==> flow/design.v <==
module apb_master #(
    parameter DATA_WD = 8,
    parameter ADDR_WD = 8
) (
    input                         clk,
    input                         rst_n,
    input [DATA_WD + ADDR_WD : 0] cmd_in,
    input                         cmd_vld,
    input [DATA_WD - 1 : 0]       prdata,
    input                         pready,
    output                        cmd_rdy,
    output                        psel,
    output                        penable,
    output                        pwrite,
    output [ADDR_WD - 1 : 0]      paddr,
    output [DATA_WD - 1 : 0]      pwdata,
    output                        read_vld,
    output [DATA_WD - 1 : 0]      read_data
);
localparam [1:0] IDLE = 2'b00;
localparam [1:0] SETUP = 2'b01;
localparam [1:0] ACCESS = 2'b11;
reg [1:0] state,next_state;
reg r_psel,r_penable;
assign psel = r_psel;
assign penable = r_penable;
reg [DATA_WD + ADDR_WD : 0] r_cmd_in;
wire cmd_fire;
assign cmd_fire = cmd_vld && cmd_rdy;
assign cmd_rdy = state == IDLE;
always @(posedge clk or negedge rst_n) begin
    if(!rst_n) begin
        state <= IDLE;
    end
    else begin
        state <= next_state;
    end
end
always @(*) begin
    case(state)
        IDLE: begin
            if(cmd_fire) begin
                next_state = SETUP;
            end
            else begin
                next_state = IDLE;
            end
        end
        SETUP: begin
            next_state = ACCESS;
        end
        ACCESS: begin
            if(pready) begin
                next_state = IDLE;
            end
            else begin
                next_state = ACCESS;
            end
        end
        default: begin
            next_state = IDLE;
        end
    endcase
end
always @(*) begin
    r_psel = 'b0;
    r_penable = 'b0;
    case(state)
        IDLE: begin
        end
        SETUP: begin
            r_psel = 1'b1;
        end
        ACCESS: begin
            r_psel = 1'b1;
            r_penable = 1'b1;
        end
        default: begin
        end
    endcase
end
always @(posedge clk or negedge rst_n) begin
    if(!rst_n) begin
        r_cmd_in <= 'b0;
    end
    else if(cmd_fire) begin
        r_cmd_in <= cmd_in;
    end
end
assign paddr  = r_cmd_in[DATA_WD + ADDR_WD - 1 : DATA_WD];
assign pwdata = r_cmd_in[DATA_WD - 1 : 0];
assign pwrite = r_cmd_in[DATA_WD + ADDR_WD];
assign read_data = prdata;
assign read_vld = ~pwrite && pready;
endmodule
module apb_slave #(
    parameter DATA_WD = 8,
    parameter ADDR_WD = 8 
) (
    input                    clk,
    input                    rst_n,
    input                    psel,
    input                    penable,
    input                    pwrite,
    input  [ADDR_WD - 1 : 0] paddr,
    input  [DATA_WD - 1 : 0] pwdata,
    output [DATA_WD - 1 : 0] prdata,
    output                   pready
);
localparam ADDR_MAX = (1 << ADDR_WD);
reg [DATA_WD - 1 : 0] mem [ADDR_MAX - 1 : 0];
localparam [1:0] IDLE = 2'b00;
localparam [1:0] SETUP = 2'b01;
localparam [1:0] ACCESS = 2'b11; 
reg [1:0] state,next_state;
wire apb_fire;
assign apb_fire = psel && penable && pready;
always @(posedge clk or negedge rst_n) begin
    if(!rst_n) begin
        state <= IDLE;
    end
    else begin
        state <= next_state;
    end
end
always @(*) begin
    case(state) 
        IDLE: begin
            if(psel) begin
                next_state = SETUP;
            end
            else begin
                next_state = IDLE;
            end
        end
        SETUP: begin
            next_state = ACCESS;
        end
        ACCESS: begin
            if(!pready) begin
                next_state = ACCESS;
            end
            else if(psel) begin
                next_state = SETUP;
            end
            else begin
                next_state = IDLE;
            end
        end
        default: begin
            next_state = IDLE;
        end
    endcase
end
reg r_pready;
assign pready = r_pready;
always @(*) begin
    case(state)
        IDLE: begin
            r_pready = 1'b0;            
        end 
        SETUP: begin
            r_pready = 1'b0;            
        end
        ACCESS: begin
            if(psel && penable) begin
                r_pready = 1'b1;
            end
            else begin
                r_pready = 1'b0;
            end
        end
        default: begin
            r_pready = 1'b0;
        end
    endcase
end
always @(posedge clk) begin
    if(apb_fire && pwrite) begin
        mem[paddr] <= pwdata;
    end
end
assign prdata = mem[paddr];
endmodule
module apb_top #(
    parameter DATA_WD = 8,
    parameter ADDR_WD = 8 
) (
    input                         clk,
    input                         rst_n,
    input [DATA_WD + ADDR_WD : 0] cmd_in,
    input                         cmd_vld,
    output                        cmd_rdy,
    output                        read_vld,
    output [DATA_WD - 1 : 0]      read_data
);
    wire psel,penable,pwrite,pready;
    wire [DATA_WD - 1 : 0] pwdata;
    wire [ADDR_WD - 1 : 0] paddr;
    wire [DATA_WD - 1 : 0] prdata;
   apb_master  #(
              .DATA_WD(DATA_WD),
              .ADDR_WD(ADDR_WD)
            )u_apb_master(
              .clk(clk),
              .rst_n(rst_n),
              .cmd_in(cmd_in),
              .cmd_vld(cmd_vld),
              .prdata(prdata),
              .pready(pready),
              .cmd_rdy(cmd_rdy),
              .psel(psel),
              .penable(penable),
              .pwrite(pwrite),
              .paddr(paddr),
              .pwdata(pwdata),
              .read_vld(read_vld),
              .read_data(read_data)
            );
   apb_slave  #(
             .DATA_WD(DATA_WD),
             .ADDR_WD(ADDR_WD)
           )u_apb_slave(
             .clk(clk),
             .rst_n(rst_n),
             .psel(psel),
             .penable(penable),
             .pwrite(pwrite),
             .paddr(paddr),
             .pwdata(pwdata),
             .prdata(prdata),
             .pready(pready)
           );
endmodule
== Tool chain data of apb_top ==
Each step is given for the RTL above and for the edited RTL.
Lines under "before" count in the file above, lines under "after" in the edited file.
"change" is "after" less "before", of the values as shown.
Operators: Yosys type, input widths -> output width; for muxes data width and select width s.
Library cell names are shortened.
Not given: --
Inputs
  top: apb_top
  clock input: clk
  library: sky130hd
  corner: tt_025C_1v80

== The edit ==
The edit as a unified diff against the file above.
A script made this edit. It was not meant as an optimisation and need not keep what the design does.
begin of diff
@@ -185,5 +185,5 @@
 module apb_top #(
     parameter DATA_WD = 8,
-    parameter ADDR_WD = 8 
+    parameter ADDR_WD = 9 
 ) (
     input                         clk,
end of diff

== Word-level counts ==
Yosys after proc, flatten, opt, wreduce and memory -nomap, before mapping. Enables and synchronous resets that opt folds into registers are not counted as muxes. Memory bits, and registers merged into a memory's read port (data or address), are not among the register bits. Print and check cells are not counted. Equal cells are merged and count once.
Yosys's memory passes give these memory sizes; they may raise the number of words (mostly to a power of two), join words into wider ones and drop unused or constant bits.
Cells by class
  reductions and logical operators: before 8, after 8, change 0
  multiplexer cells: before 13, after 13, change 0
  bitwise operators: before 1, after 1, change 0
  equal/unequal tests: before 4, after 4, change 0
Operators with widths
  $mux 8: before 2, after 1, change -1
  $mux 9: before 0, after 1, change +1
Operator kinds equal on both sides are left out: 9.
Word-level totals
  output and inout bits: before 10, after 10, change 0
  bits in registers: before 21, after 22, change +1
  memory bits (writable): before 2048, after 4096, change +2048
  word-level cells: before 30, after 30, change 0
  memories: before 1, after 1, change 0
Memory list
  words x width with read and write ports: before u_apb_slave.mem 256x8 r1 w1, after u_apb_slave.mem 512x8 r1 w1

== Longest topological paths ==
Yosys ltp: most cells in a row. Word level: on the elaborated netlist, between registers, memories and ports. Mapped: between sequential cells and ports; inverters and the memories' decode and read muxes count.
Depth
  depth in word-level cells: before 9, after 9, change 0
  ABC_AREA: before 0, after 0
  gate-level depth with buffers: before 9, after 14, change +5
  mapped depth without buffers: before 5, after 7, change +2

== Mapped cells and area ==
The flow's flattened synthesis, as Yosys stat reports it; memories are mapped. The netlist is that of the ABC_AREA named above (0 if unset); the other value can give another one.
Cells by type
  edfxtp_1: before 2048, after 4096, change +2048
  mux2i_1: before 0, after 446, change +446
  mux4_2: before 512, after 885, change +373
  nor2_1: before 264, after 573, change +309
  o22ai_1: before 0, after 176, change +176
  a22oi_1: before 256, after 91, change -165
  o21ai_0: before 2, after 110, change +108
  nand2_1: before 32, after 127, change +95
  buf_2: before 39, after 128, change +89
  buf_6: before 8, after 78, change +70
  mux2_2: before 16, after 79, change +63
  nand3_1: before 5, after 49, change +44
  clkbuf_1: before 151, after 186, change +35
  o41ai_1: before 32, after 0, change -32
  a21oi_1: before 129, after 98, change -31
  buf_4: before 12, after 43, change +31
  and3_1: before 0, after 31, change +31
  nand4_1: before 9, after 39, change +30
Cell types equal on both sides are left out: 2.
Not every row of either side is listed.
Mapped netlist
  buffer cells: before 226, after 470, change +244
  mapped flip-flops: before 2071, after 4120, change +2049
  synthesis area (um^2): before 78957.0, after 160146.1, change +81189.1
  area of sequential cells (um^2): before 62077.0, after 123601.0, change +61524.0
  cells in the netlist: before 3574, after 7619, change +4045
The figures by module come from a second, unflattened synthesis with its own total; it is not the netlist above.
Second synthesis, totals
  cells (unflattened synthesis): before 3581, after 7876, change +4295
  area (unflattened synthesis) (um^2): before 79047.1, after 160066.0, change +81018.9
Each row is one instance without its submodules.
Modules, before
  apb_slave: instances 1, cells 3526, area 78196.2 um^2, seq. area 61575.3 um^2
  apb_master: instances 1, cells 55, area 850.8 um^2, seq. area 501.7 um^2
  apb_top: instances 1, cells 0, area 0.0 um^2, seq. area 0.0 um^2
Modules, after
  apb_slave: instances 1, cells 7819, area 159178.9 um^2, seq. area 123074.3 um^2
  apb_master: instances 1, cells 57, area 887.1 um^2, seq. area 526.8 um^2
  apb_top: instances 1, cells 0, area 0.0 um^2, seq. area 0.0 um^2

== Timing after synthesis ==
Source: OpenSTA report_checks on the synthesized netlist (no wires, ideal clock, input and output delay 20% of the period each), path of least setup slack; recovery checks are left aside. Register names are those of the netlist, which keeps one name where synthesis merged equal registers.
Timing after synthesis
  path kind: before register to register, after register to register
  start: before register u_apb_master.r_cmd_in[0], after register u_apb_master.r_cmd_in[0]
  end: before memory u_apb_slave.mem[0][0], after memory u_apb_slave.mem[0][0]
  setup time (ns): before 0.803, after 1.404, change +0.601
  arrival (ns): before 3.179, after 6.061, change +2.882
  period (ns): before 6.0, after 6.0, change 0.0
  buffers on the path: before 0, after 0, change 0
  time at the first pin (ns): before 0.000, after 0.000, change 0.000
  slack (ns): before 2.018, after -1.464, change -3.482
  driving pins on the path: before 1, after 1, change 0
  path delay (ns): before 3.982, after 7.465, change +3.483
  synthesis period reached (ns): before 3.982, after 7.464, change +3.482
"path delay" is the arrival time less input delay plus setup time.
"driving pins on the path" counts driving pins, that of a launching flip-flop among them; a cell with two outputs on the path counts twice.
"synthesis period reached" is the clock period less the worst setup slack; recovery checks do not enter. This is arithmetic on one report: input and output delays are still those of the set period (20% each).
The rows between start and end are the longest chain of elaborated cells between them; the timing report does not say that the signal goes this way. Where chains are equally long, one stands for them.
A line is the first line of the expression or statement that the cell stems from. Yosys adds cells for indexed reads and writes and turns some case tables into memories.
On the way, after synthesis, before
  cells stage by stage: dfrtp_1
  length of the longest elaborated chain: 1
  elaborated cells on any way between the ends: 1
  source lines of those cells: 1
  those cells by class: mux: 1
Ends and longest elaborated chain, after synthesis, before
  start, declared: RTL line 27  | reg [DATA_WD + ADDR_WD : 0] r_cmd_in;
  start, assigned: RTL line 84  | r_cmd_in <= 'b0;
  start, assigned: RTL line 87  | r_cmd_in <= cmd_in;
  $mux 8: RTL line 179  | if(apb_fire && pwrite) begin
  end, declared: RTL line 111  | reg [DATA_WD - 1 : 0] mem [ADDR_MAX - 1 : 0];
On the way, after synthesis, after
  cells stage by stage: dfrtp_1
  length of the longest elaborated chain: 1
  elaborated cells on any way between the ends: 1
  source lines of those cells: 1
  those cells by class: mux: 1
Ends and longest elaborated chain, after synthesis, after
  start, declared: RTL line 27  | reg [DATA_WD + ADDR_WD : 0] r_cmd_in;
  start, assigned: RTL line 84  | r_cmd_in <= 'b0;
  start, assigned: RTL line 87  | r_cmd_in <= cmd_in;
  $mux 8: RTL line 179  | if(apb_fire && pwrite) begin
  end, declared: RTL line 111  | reg [DATA_WD - 1 : 0] mem [ADDR_MAX - 1 : 0];

== Path in the finished layout ==
Path of least setup slack in the final report of the runs of pair A (OpenROAD, finished layout, wires in). Where an end is a register, its clock arrival counts in the times.
Timing post-layout
  path kind: before register to output, after register to output
  start: before register u_apb_master.r_cmd_in[9], after register u_apb_master.r_cmd_in[11]
  end: before output port read_data[1], after output port read_data[5]
  time at the first pin (ns): before 0.83, after 0.96, change +0.13
  slack (ns): before 0.09, after -0.47, change -0.56
  driving pins on the path: before 10, after 14, change +4
  period (ns): before 6.0, after 6.0, change 0.0
  output delay (ns): before 1.20, after 1.20, change 0.00
  buffers on the path: before 4, after 6, change +2
  arrival (ns): before 4.71, after 5.27, change +0.56
The rows between start and end are the longest chain of elaborated cells between them; the timing report does not say that the signal goes this way. Where chains are equally long, one stands for them.
The chain passes a memory read, where the word-level depth is cut; so it can be longer than that depth.
On the way, post-layout, before
  cells stage by stage: dfrtp_4 buf_12 buf_12 mux4_2 a22oi_1 a21oi_1 o41ai_2 buf_4 nand4_1 clkdlybuf4s50_1
  length of the longest elaborated chain: 1
  elaborated cells on any way between the ends: 1
  source lines of those cells: 1
  those cells by class: memory: 1
Ends and longest elaborated chain, post-layout, before
  start, declared: RTL line 27  | reg [DATA_WD + ADDR_WD : 0] r_cmd_in;
  start, assigned: RTL line 84  | r_cmd_in <= 'b0;
  start, assigned: RTL line 87  | r_cmd_in <= cmd_in;
  $mem_v2 256x8: RTL line 111  | reg [DATA_WD - 1 : 0] mem [ADDR_MAX - 1 : 0];
  end, declared: RTL line 195  | output [DATA_WD - 1 : 0]      read_data
On the way, post-layout, after
  cells stage by stage: dfrtp_4 buf_4 nor2b_4 buf_4 buf_4 nand4_1 nand4_1 nor4_4 nand4_1 nor4_4 buf_4 nand4_1 buf_6 buf_6
  length of the longest elaborated chain: 1
  elaborated cells on any way between the ends: 1
  source lines of those cells: 1
  those cells by class: memory: 1
Ends and longest elaborated chain, post-layout, after
  start, declared: RTL line 27  | reg [DATA_WD + ADDR_WD : 0] r_cmd_in;
  start, assigned: RTL line 84  | r_cmd_in <= 'b0;
  start, assigned: RTL line 87  | r_cmd_in <= cmd_in;
  $mem_v2 512x8: RTL line 111  | reg [DATA_WD - 1 : 0] mem [ADDR_MAX - 1 : 0];
  end, declared: RTL line 195  | output [DATA_WD - 1 : 0]      read_data

== Flow runs ==
Runs of the flow (Yosys, OpenROAD) on both versions; the two runs of a pair have the same settings. The constraints put input and output delay at 20% of the set period each and load the outputs with 0.01 pF.
Flow settings, pair A
  CORE_UTILIZATION: 45
  PLACE_DENSITY: 0.6
  period_ns: 6.0
  CAP_MARGIN: 20
  CORE_MARGIN: 2
  SLEW_MARGIN: 20
Final reports, pair A
  worst setup slack after layout (ns): before 0.091, after -0.469, change -0.560
  die size (um^2): before 178827.0, after 360666.0, change +181839.0
  power consumption (mW): before 31.394, after 65.404, change +34.010
  final utilization: before 0.514, after 0.52, change +0.006
  chip area after synthesis (Yosys) (um^2): before 78957.0, after 160146.1, change +81189.1
Flow settings, pair B
  CORE_ASPECT_RATIO: 1.13
  CORE_UTILIZATION: 65
  GPL_TIMING_DRIVEN: 0
  MAX_ROUTING_LAYER: met4
  MIN_ROUTING_LAYER: met2
  PLACE_DENSITY_LB_ADDON: 0.26
  SETUP_SLACK_MARGIN: 1.79
  SLEW_MARGIN: 15
  TNS_END_PERCENT: 70
  period_ns: 8.68
  CAP_MARGIN: 20
  CORE_MARGIN: 2
Final reports, pair B
  worst setup slack after layout (ns): before 1.497
  die size (um^2): before 124282.0
  power consumption (mW): before 22.273
  final utilization: before 0.743
  post-route worst hold slack (ns): before 0.461
  chip area after synthesis (Yosys) (um^2): before 78957.0
pair B, after: unfinished; error GRT-0116 in routing.
"power consumption" rests on the timing tool's default activity at the inputs, not on a simulated workload.
